==> flow/design.v <==
`timescale 1ns/10ps
module mpadd32_shift (CLK, RST_N, s_out, a_in, b_in, write, start, ready);
	input CLK, RST_N;
	input [255:0] a_in, b_in;
	input write, start;
	output [256:0] s_out;
	output ready;
	reg [256:0] sum;
	reg [255:0] a, b;
	reg ready;
	reg [2:0] counter;
	reg carry;
	reg [31:0] a0;
	reg [31:0] a1;
	reg [31:0] a2;
	reg [31:0] a3;
	reg [31:0] a4;
	reg [31:0] a5;
	reg [31:0] a6;
	reg [31:0] a7;
	reg [31:0] b0;
	reg [31:0] b1;
	reg [31:0] b2;
	reg [31:0] b3;
	reg [31:0] b4;
	reg [31:0] b5;
	reg [31:0] b6;
	reg [31:0] b7;
	reg [31:0] s0;
	reg [31:0] s1;
	reg [31:0] s2;
	reg [31:0] s3;
	reg [31:0] s4;
	reg [31:0] s5;
	reg [31:0] s6;
	reg [32:0] s7;
	assign s_out = {s7, s6, s5, s4, s3, s2, s1, s0};
	always @(posedge CLK) begin
		if (~RST_N) begin
			ready <= 1'b0;
			counter <= 3'b000;
		end
		else begin
			if (start) begin
				{carry, s0} <= a0 + b0;
				counter <= counter + 3'b001;
				{a0,a1,a2,a3,a4,a5,a6,a7} <= {a1,a2,a3,a4,a5,a6,a7,32'b0};
				{b0,b1,b2,b3,b4,b5,b6,b7} <= {b1,b2,b3,b4,b5,b6,b7,32'b0};
			end
			else if (counter == 3'b001) begin
				{carry, s1} <= a0 + b0 + carry;
				counter <= counter + 3'b001;
				{a0,a1,a2,a3,a4,a5,a6,a7} <= {a1,a2,a3,a4,a5,a6,a7,32'b0};
				{b0,b1,b2,b3,b4,b5,b6,b7} <= {b1,b2,b3,b4,b5,b6,b7,32'b0};
			end 
			else if (counter == 3'b010) begin
				{carry, s2} <= a0 + b0 + carry;
				counter <= counter + 3'b001;
				{a0,a1,a2,a3,a4,a5,a6,a7} <= {a1,a2,a3,a4,a5,a6,a7,32'b0};
				{b0,b1,b2,b3,b4,b5,b6,b7} <= {b1,b2,b3,b4,b5,b6,b7,32'b0};
			end 
			else if (counter == 3'b011) begin
				{carry, s3} <= a0 + b0 + carry;
				counter <= counter + 3'b001;
				{a0,a1,a2,a3,a4,a5,a6,a7} <= {a1,a2,a3,a4,a5,a6,a7,32'b0};
				{b0,b1,b2,b3,b4,b5,b6,b7} <= {b1,b2,b3,b4,b5,b6,b7,32'b0};
			end 
			else if (counter == 3'b100) begin
				{carry, s4} <= a0 + b0 + carry;
				counter <= counter + 3'b001;
				{a0,a1,a2,a3,a4,a5,a6,a7} <= {a1,a2,a3,a4,a5,a6,a7,32'b0};
				{b0,b1,b2,b3,b4,b5,b6,b7} <= {b1,b2,b3,b4,b5,b6,b7,32'b0};
			end 
			else if (counter == 3'b101) begin
				{carry, s5} <= a0 + b0 + carry;
				counter <= counter + 3'b001;
				{a0,a1,a2,a3,a4,a5,a6,a7} <= {a1,a2,a3,a4,a5,a6,a7,32'b0};
				{b0,b1,b2,b3,b4,b5,b6,b7} <= {b1,b2,b3,b4,b5,b6,b7,32'b0};
			end 
			else if (counter == 3'b110) begin
				{carry, s6} <= a0 + b0 + carry;
				counter <= counter + 3'b001;
				{a0,a1,a2,a3,a4,a5,a6,a7} <= {a1,a2,a3,a4,a5,a6,a7,32'b0};
				{b0,b1,b2,b3,b4,b5,b6,b7} <= {b1,b2,b3,b4,b5,b6,b7,32'b0};
			end 
			else if (counter == 3'b111) begin
				s7 <= a0 + b0 + carry;
				{a0,a1,a2,a3,a4,a5,a6,a7} <= {a1,a2,a3,a4,a5,a6,a7,32'b0};
				{b0,b1,b2,b3,b4,b5,b6,b7} <= {b1,b2,b3,b4,b5,b6,b7,32'b0};
				counter <= 3'b000;
				ready <= 1'b1;
			end
			else begin
				if (write) begin
					a0 <= a_in[31:0];
	 				a1 <= a_in[63:32];
					a2 <= a_in[95:64];
					a3 <= a_in[127:96];
					a4 <= a_in[159:128];
					a5 <= a_in[191:160];
					a6 <= a_in[223:192];
					a7 <= a_in[255:224];
					b0 <= b_in[31:0];
	 				b1 <= b_in[63:32];
					b2 <= b_in[95:64];
					b3 <= b_in[127:96];
					b4 <= b_in[159:128];
					b5 <= b_in[191:160];
					b6 <= b_in[223:192];
					b7 <= b_in[255:224];
					counter <= 3'b000;
					carry <= 1'b0;
				end
				ready <= 1'b0;
			end
		end
	end
endmodule
# [From RTL to reports: mpadd32_shift]
# Tool output for the design above before and after an edit, in the order of the flow.
# Lines under "before" count in the file above, lines under "after" in the edited file.
# "diff": "after" minus "before" as printed here. "rel_change_pct": 100 x difference / "before".
# Operators: Yosys type, input widths -> output width; for muxes data width and select width s.
# Cell names lack the library's common part.
# The mark - stands for no value.
[inputs] top="mpadd32_shift" clock="CLK" library="sky130hd" pvt_corner="tt_025C_1v80"

# [The edit]
# The edit as a unified diff against the file above.
# The edit is scripted: it alters the design's behaviour and was not made to optimise anything.
# begin of diff
@@ -92,5 +92,5 @@
 			end
 			else begin
-				if (write) begin
+				begin
 					a0 <= a_in[31:0];
 	 				a1 <= a_in[63:32];
# end of diff

# [Word level]
# Counts by Yosys on the flattened word-level netlist (proc, flatten, opt, wreduce; memories kept). Register bits leave out memories and registers merged into their read ports (data or address). Print and check cells are left out. Cells with the same type and inputs are merged into one.
[word_totals] element="ff_bits" before=774 after=774 diff=0 rel_change_pct=0.00
[word_totals] element="in_bits" before=516 after=516 diff=0 rel_change_pct=0.00
[word_totals] element="output_inout_bits" before=258 after=258 diff=0 rel_change_pct=0.00
[word_totals] element="elab_cells" before=206 after=184 diff=-22 rel_change_pct=-10.68
[op_classes] element="addsub" before=3 after=3 diff=0 rel_change_pct=0.00
[op_classes] element="equal" before=8 after=8 diff=0 rel_change_pct=0.00
[op_classes] element="mux" before=147 after=128 diff=-19 rel_change_pct=-12.93
[op_classes] element="bitwise" before=7 after=7 diff=0 rel_change_pct=0.00
[op_classes] element="reduce_and_logical" before=14 after=11 diff=-3 rel_change_pct=-21.43
[op_table] operator="$mux 32" before=128 after=112 diff=-16 rel_change_pct=-12.50
[op_table] operator="$mux 3" before=9 after=7 diff=-2 rel_change_pct=-22.22
[op_table] operator="$mux 1" before=10 after=9 diff=-1 rel_change_pct=-10.00
[op_table] operator="$reduce_and 3->1" before=2 after=1 diff=-1 rel_change_pct=-50.00
[op_table] operator="$reduce_bool 8->1" before=1 after=0 diff=-1 rel_change_pct=-100.00
[op_table] operator="$reduce_bool 9->1" before=1 after=0 diff=-1 rel_change_pct=-100.00
# Operator kinds equal on both sides are left out: 16.

# [Depth]
# Depth = most cells in a row (Yosys ltp): at word level without a register or memory, in the mapped netlist without a sequential cell, where the memories' decode and read muxes count.
[logic_depth] element="depth_word" before=9 after=9 diff=0 rel_change_pct=0.00
[logic_depth] element="abc_area" before="0" after="0"
[logic_depth] element="depth_mapped" before=13 after=14 diff=1 rel_change_pct=7.69
[logic_depth] element="ltp_nobuf" before=13 after=14 diff=1 rel_change_pct=7.69

# [Netlist]
# Source: synth_stat.txt of the flow (Yosys; design flattened, memories mapped). It holds for the ABC_AREA given above (unset counts as 0); a run with the other value may have another netlist.
[mapped] element="stdcells" before=2763 after=1776 diff=-987 rel_change_pct=-35.72
[mapped] element="mapped_area_um2" before=32341.0 after=32078.3 diff=-262.7 rel_change_pct=-0.81
[mapped] element="seq_area_um2" before=23202.3 after=23202.3 diff=0.0 rel_change_pct=0.00
[mapped] element="ff_cells" before=774 after=774 diff=0 rel_change_pct=0.00
[mapped] element="buf_cells" before=126 after=70 diff=-56 rel_change_pct=-44.44
[types] type="nand2_1" before=1385 after=40 diff=-1345 rel_change_pct=-97.11
[types] type="mux2_2" before=1 after=448 diff=447 rel_change_pct=44700.00
[types] type="clkbuf_1" before=110 after=58 diff=-52 rel_change_pct=-47.27
[types] type="inv_1" before=29 after=18 diff=-11 rel_change_pct=-37.93
[types] type="o21ai_0" before=22 after=13 diff=-9 rel_change_pct=-40.91
[types] type="xor2_1" before=22 after=13 diff=-9 rel_change_pct=-40.91
[types] type="nor2b_1" before=11 after=5 diff=-6 rel_change_pct=-54.55
[types] type="nand2b_1" before=8 after=3 diff=-5 rel_change_pct=-62.50
[types] type="buf_6" before=6 after=1 diff=-5 rel_change_pct=-83.33
[types] type="buf_2" before=5 after=10 diff=5 rel_change_pct=100.00
[types] type="xnor2_1" before=30 after=34 diff=4 rel_change_pct=13.33
[types] type="a211oi_1" before=7 after=3 diff=-4 rel_change_pct=-57.14
[types] type="a2111oi_0" before=4 after=0 diff=-4 rel_change_pct=-100.00
[types] type="buf_4" before=4 after=0 diff=-4 rel_change_pct=-100.00
[types] type="xnor2_2" before=0 after=4 diff=4
[types] type="a31oi_1" before=4 after=1 diff=-3 rel_change_pct=-75.00
[types] type="nor4b_1" before=4 after=1 diff=-3 rel_change_pct=-75.00
[types] type="a211o_1" before=3 after=0 diff=-3 rel_change_pct=-100.00
# Cell types equal on both sides are left out: 13.
# The list need not be complete.

# [Worst setup path after synthesis]
# OpenSTA on the mapped netlist: ideal clock, no wires. The path of least setup slack (recovery checks aside). Input and output delay are each 20% of the period. Register names are those of the netlist, which keeps one name where synthesis merged equal registers.
[synth_timing] element="kind" before="input to register" after="input to register"
[synth_timing] element="startpoint" before="input start" after="input start"
[synth_timing] element="endpoint" before="register a0[0]" after="register s2[0]"
[synth_timing] element="clock_period_ns" before=5.0 after=5.0 diff=0.0 rel_change_pct=0.00
[synth_timing] element="input_delay_ns" before=1.000 after=1.000 diff=0.000 rel_change_pct=0.00
[synth_timing] element="setup_ns" before=1.459 after=0.513 diff=-0.946
[synth_timing] element="launch_ns" before=1.000 after=1.000 diff=0.000 rel_change_pct=0.00
[synth_timing] element="t_arrival_ns" before=24.206 after=4.541 diff=-19.665 rel_change_pct=-81.24
[synth_timing] element="t_required_ns" before=3.541 after=4.487 diff=0.946 rel_change_pct=26.72
[synth_timing] element="setup_slack_ns" before=-20.665 after=-0.054 diff=20.611
[synth_timing] element="delay_ns" before=24.665 after=4.054 diff=-20.611 rel_change_pct=-83.56
[synth_timing] element="stages" before=7 after=2 diff=-5 rel_change_pct=-71.43
[synth_timing] element="path_buffers" before=2 after=0 diff=-2 rel_change_pct=-100.00
[synth_timing] element="period_less_setup_slack_ns" before=25.665 after=5.054 diff=-20.611 rel_change_pct=-80.31
# "delay_ns" is the arrival time less input delay plus setup time.
# "stages" counts driving pins, that of a launching flip-flop among them; a cell with two outputs on the path counts twice.
# "period_less_setup_slack_ns" = period - worst setup slack (recovery checks aside). The figure is calculated, with input and output delays left at 20% of the set period.
# Between the ends stands the longest chain of elaborated cells between them, by number of cells; it is not shown to be the way that was timed. Of several equally long chains one is given.
# Each line given opens the expression or statement behind the cell; cells for indexed reads and writes are added by Yosys, which also makes memories of some case tables.
# before: Only ways into the end's enable, where the timed path ends, are counted here.
[synth_via_before] cell_sequence="inv_1 > and2_1 > clkbuf_1 > nand2b_1 > clkbuf_1 > nor2_1 > nor2b_1" elab_chain_cells=2 cells_between=2 lines_between=0 cone_classes="reduce/logical (2)"
[synth_lines_before] element="start: declaration" line=5 source="input write, start;"
[synth_lines_before] element="$reduce_bool 9->1"
[synth_lines_before] element="$reduce_and 2->1"
[synth_lines_before] element="end: assignment" line=95 source="a0 <= a_in[31:0];"
[synth_lines_before] element="end: declaration" line=13 source="reg [31:0] a0;"
[synth_via_after] cell_sequence="nand2b_1 > nor4b_1" elab_chain_cells=2 cells_between=2 lines_between=0 cone_classes="logic (1); reduce/logical (1)"
[synth_lines_after] element="start: declaration" line=5 source="input write, start;"
[synth_lines_after] element="$not 1->1"
[synth_lines_after] element="$reduce_and 4->1"
[synth_lines_after] element="end: declaration" line=31 source="reg [31:0] s2;"

# [Worst path after layout]
# Path of least setup slack in the final report of the runs of pair A (OpenROAD, finished layout, wires in). Where an end is a register, its clock arrival counts in the times.
[layout_timing] element="kind" before="register to register" after="register to register"
[layout_timing] element="startpoint" before="register b0[0]" after="register a0[0]"
[layout_timing] element="endpoint" before="register s1[27]" after="register s2[23]"
[layout_timing] element="clock_period_ns" before=4.53 after=4.53 diff=0.00 rel_change_pct=0.00
[layout_timing] element="setup_ns" before=0.26 after=0.30 diff=0.04
[layout_timing] element="launch_ns" before=0.62 after=0.61 diff=-0.01 rel_change_pct=-1.61
[layout_timing] element="t_arrival_ns" before=4.54 after=4.24 diff=-0.30 rel_change_pct=-6.61
[layout_timing] element="t_required_ns" before=4.89 after=4.82 diff=-0.07 rel_change_pct=-1.43
[layout_timing] element="setup_slack_ns" before=0.35 after=0.58 diff=0.23
[layout_timing] element="stages" before=13 after=14 diff=1 rel_change_pct=7.69
[layout_timing] element="path_buffers" before=0 after=0 diff=0
# Between the ends stands the longest chain of elaborated cells between them, by number of cells; it is not shown to be the way that was timed. Of several equally long chains one is given.
[layout_via_before] cell_sequence="edfxtp_1 > ha_1 > inv_1 > fa_1 > nand2b_1 > a21oi_2 > o21ai_1 > a311o_1 > nor4b_4 > or4b_4 > or3_4 > nor3_1 > xor2_1" elab_chain_cells=2 cells_between=2 cone_classes="add/sub (2)"
[layout_lines_before] element="start: declaration" line=21 source="reg [31:0] b0;"
[layout_lines_before] element="start: assignment" line=103 source="b0 <= b_in[31:0];"
[layout_lines_before] element="$add 32x32->33" line=51 source="{carry, s1} <= a0 + b0 + carry;"
[layout_lines_before] element="$add 33x1->33" line=51
[layout_lines_before] element="end: declaration" line=30 source="reg [31:0] s1;"
[layout_via_after] cell_sequence="edfxtp_1 > ha_1 > inv_1 > fa_1 > nor2b_2 > o21a_1 > nor2_1 > xnor2_2 > nand4_1 > or2_1 > or3_4 > nor4_4 > nand4_1 > xnor2_1" elab_chain_cells=2 cells_between=2 cone_classes="add/sub (2)"
[layout_lines_after] element="start: declaration" line=13 source="reg [31:0] a0;"
[layout_lines_after] element="start: assignment" line=95 source="a0 <= a_in[31:0];"
[layout_lines_after] element="$add 32x32->33" line=57 source="{carry, s2} <= a0 + b0 + carry;"
[layout_lines_after] element="$add 33x1->33" line=57
[layout_lines_after] element="end: declaration" line=31 source="reg [31:0] s2;"

# [Flow runs]
# Both versions went through the flow (Yosys, OpenROAD) with the same settings in each pair. Constraints: input delay and output delay 20% of the set period each, output load 0.01 pF.
[settings_pair_A] CORE_UTILIZATION=40 period_ns=4.53 CAP_MARGIN=20 CORE_MARGIN=2 SLEW_MARGIN=20
[measured_pair_A] element="post_synth_area_um2" before=32341.0 after=32078.3 diff=-262.7 rel_change_pct=-0.81
[measured_pair_A] element="total_die_area_um2" before=83142.8 after=82478.1 diff=-664.7 rel_change_pct=-0.80
[measured_pair_A] element="stdcell_area_um2" before=44386.3 after=43798.3 diff=-588.0 rel_change_pct=-1.32
[measured_pair_A] element="worstSetupSlack_ns" before=0.346 after=0.575 diff=0.229
[measured_pair_A] element="tns_ns" before=0.000 after=0.000 diff=0.000
[measured_pair_A] element="hold_ws_ns" before=0.500 after=0.469 diff=-0.031
[settings_pair_B] CAP_MARGIN=5 CELL_PAD_IN_SITES_GLOBAL_PLACEMENT=1 CORE_ASPECT_RATIO=0.59 CORE_UTILIZATION=48 GPL_ROUTABILITY_DRIVEN=0 GPL_TIMING_DRIVEN=1 MAX_ROUTING_LAYER="met4" PLACE_DENSITY_LB_ADDON=0.28 SLEW_MARGIN=10 period_ns=3.16 CORE_MARGIN=2
[measured_pair_B] element="post_synth_area_um2" before=32341.0 after=32078.3 diff=-262.7 rel_change_pct=-0.81
[measured_pair_B] element="total_die_area_um2" before=69541.7 after=68986.2 diff=-555.5 rel_change_pct=-0.80
[measured_pair_B] element="stdcell_area_um2" before=46103.0 after=45274.7 diff=-828.3 rel_change_pct=-1.80
[measured_pair_B] element="worstSetupSlack_ns" before=-0.699 after=-0.260 diff=0.439
[measured_pair_B] element="tns_ns" before=-57.571 after=-9.735 diff=47.836
[measured_pair_B] element="hold_ws_ns" before=0.512 after=0.377 diff=-0.135
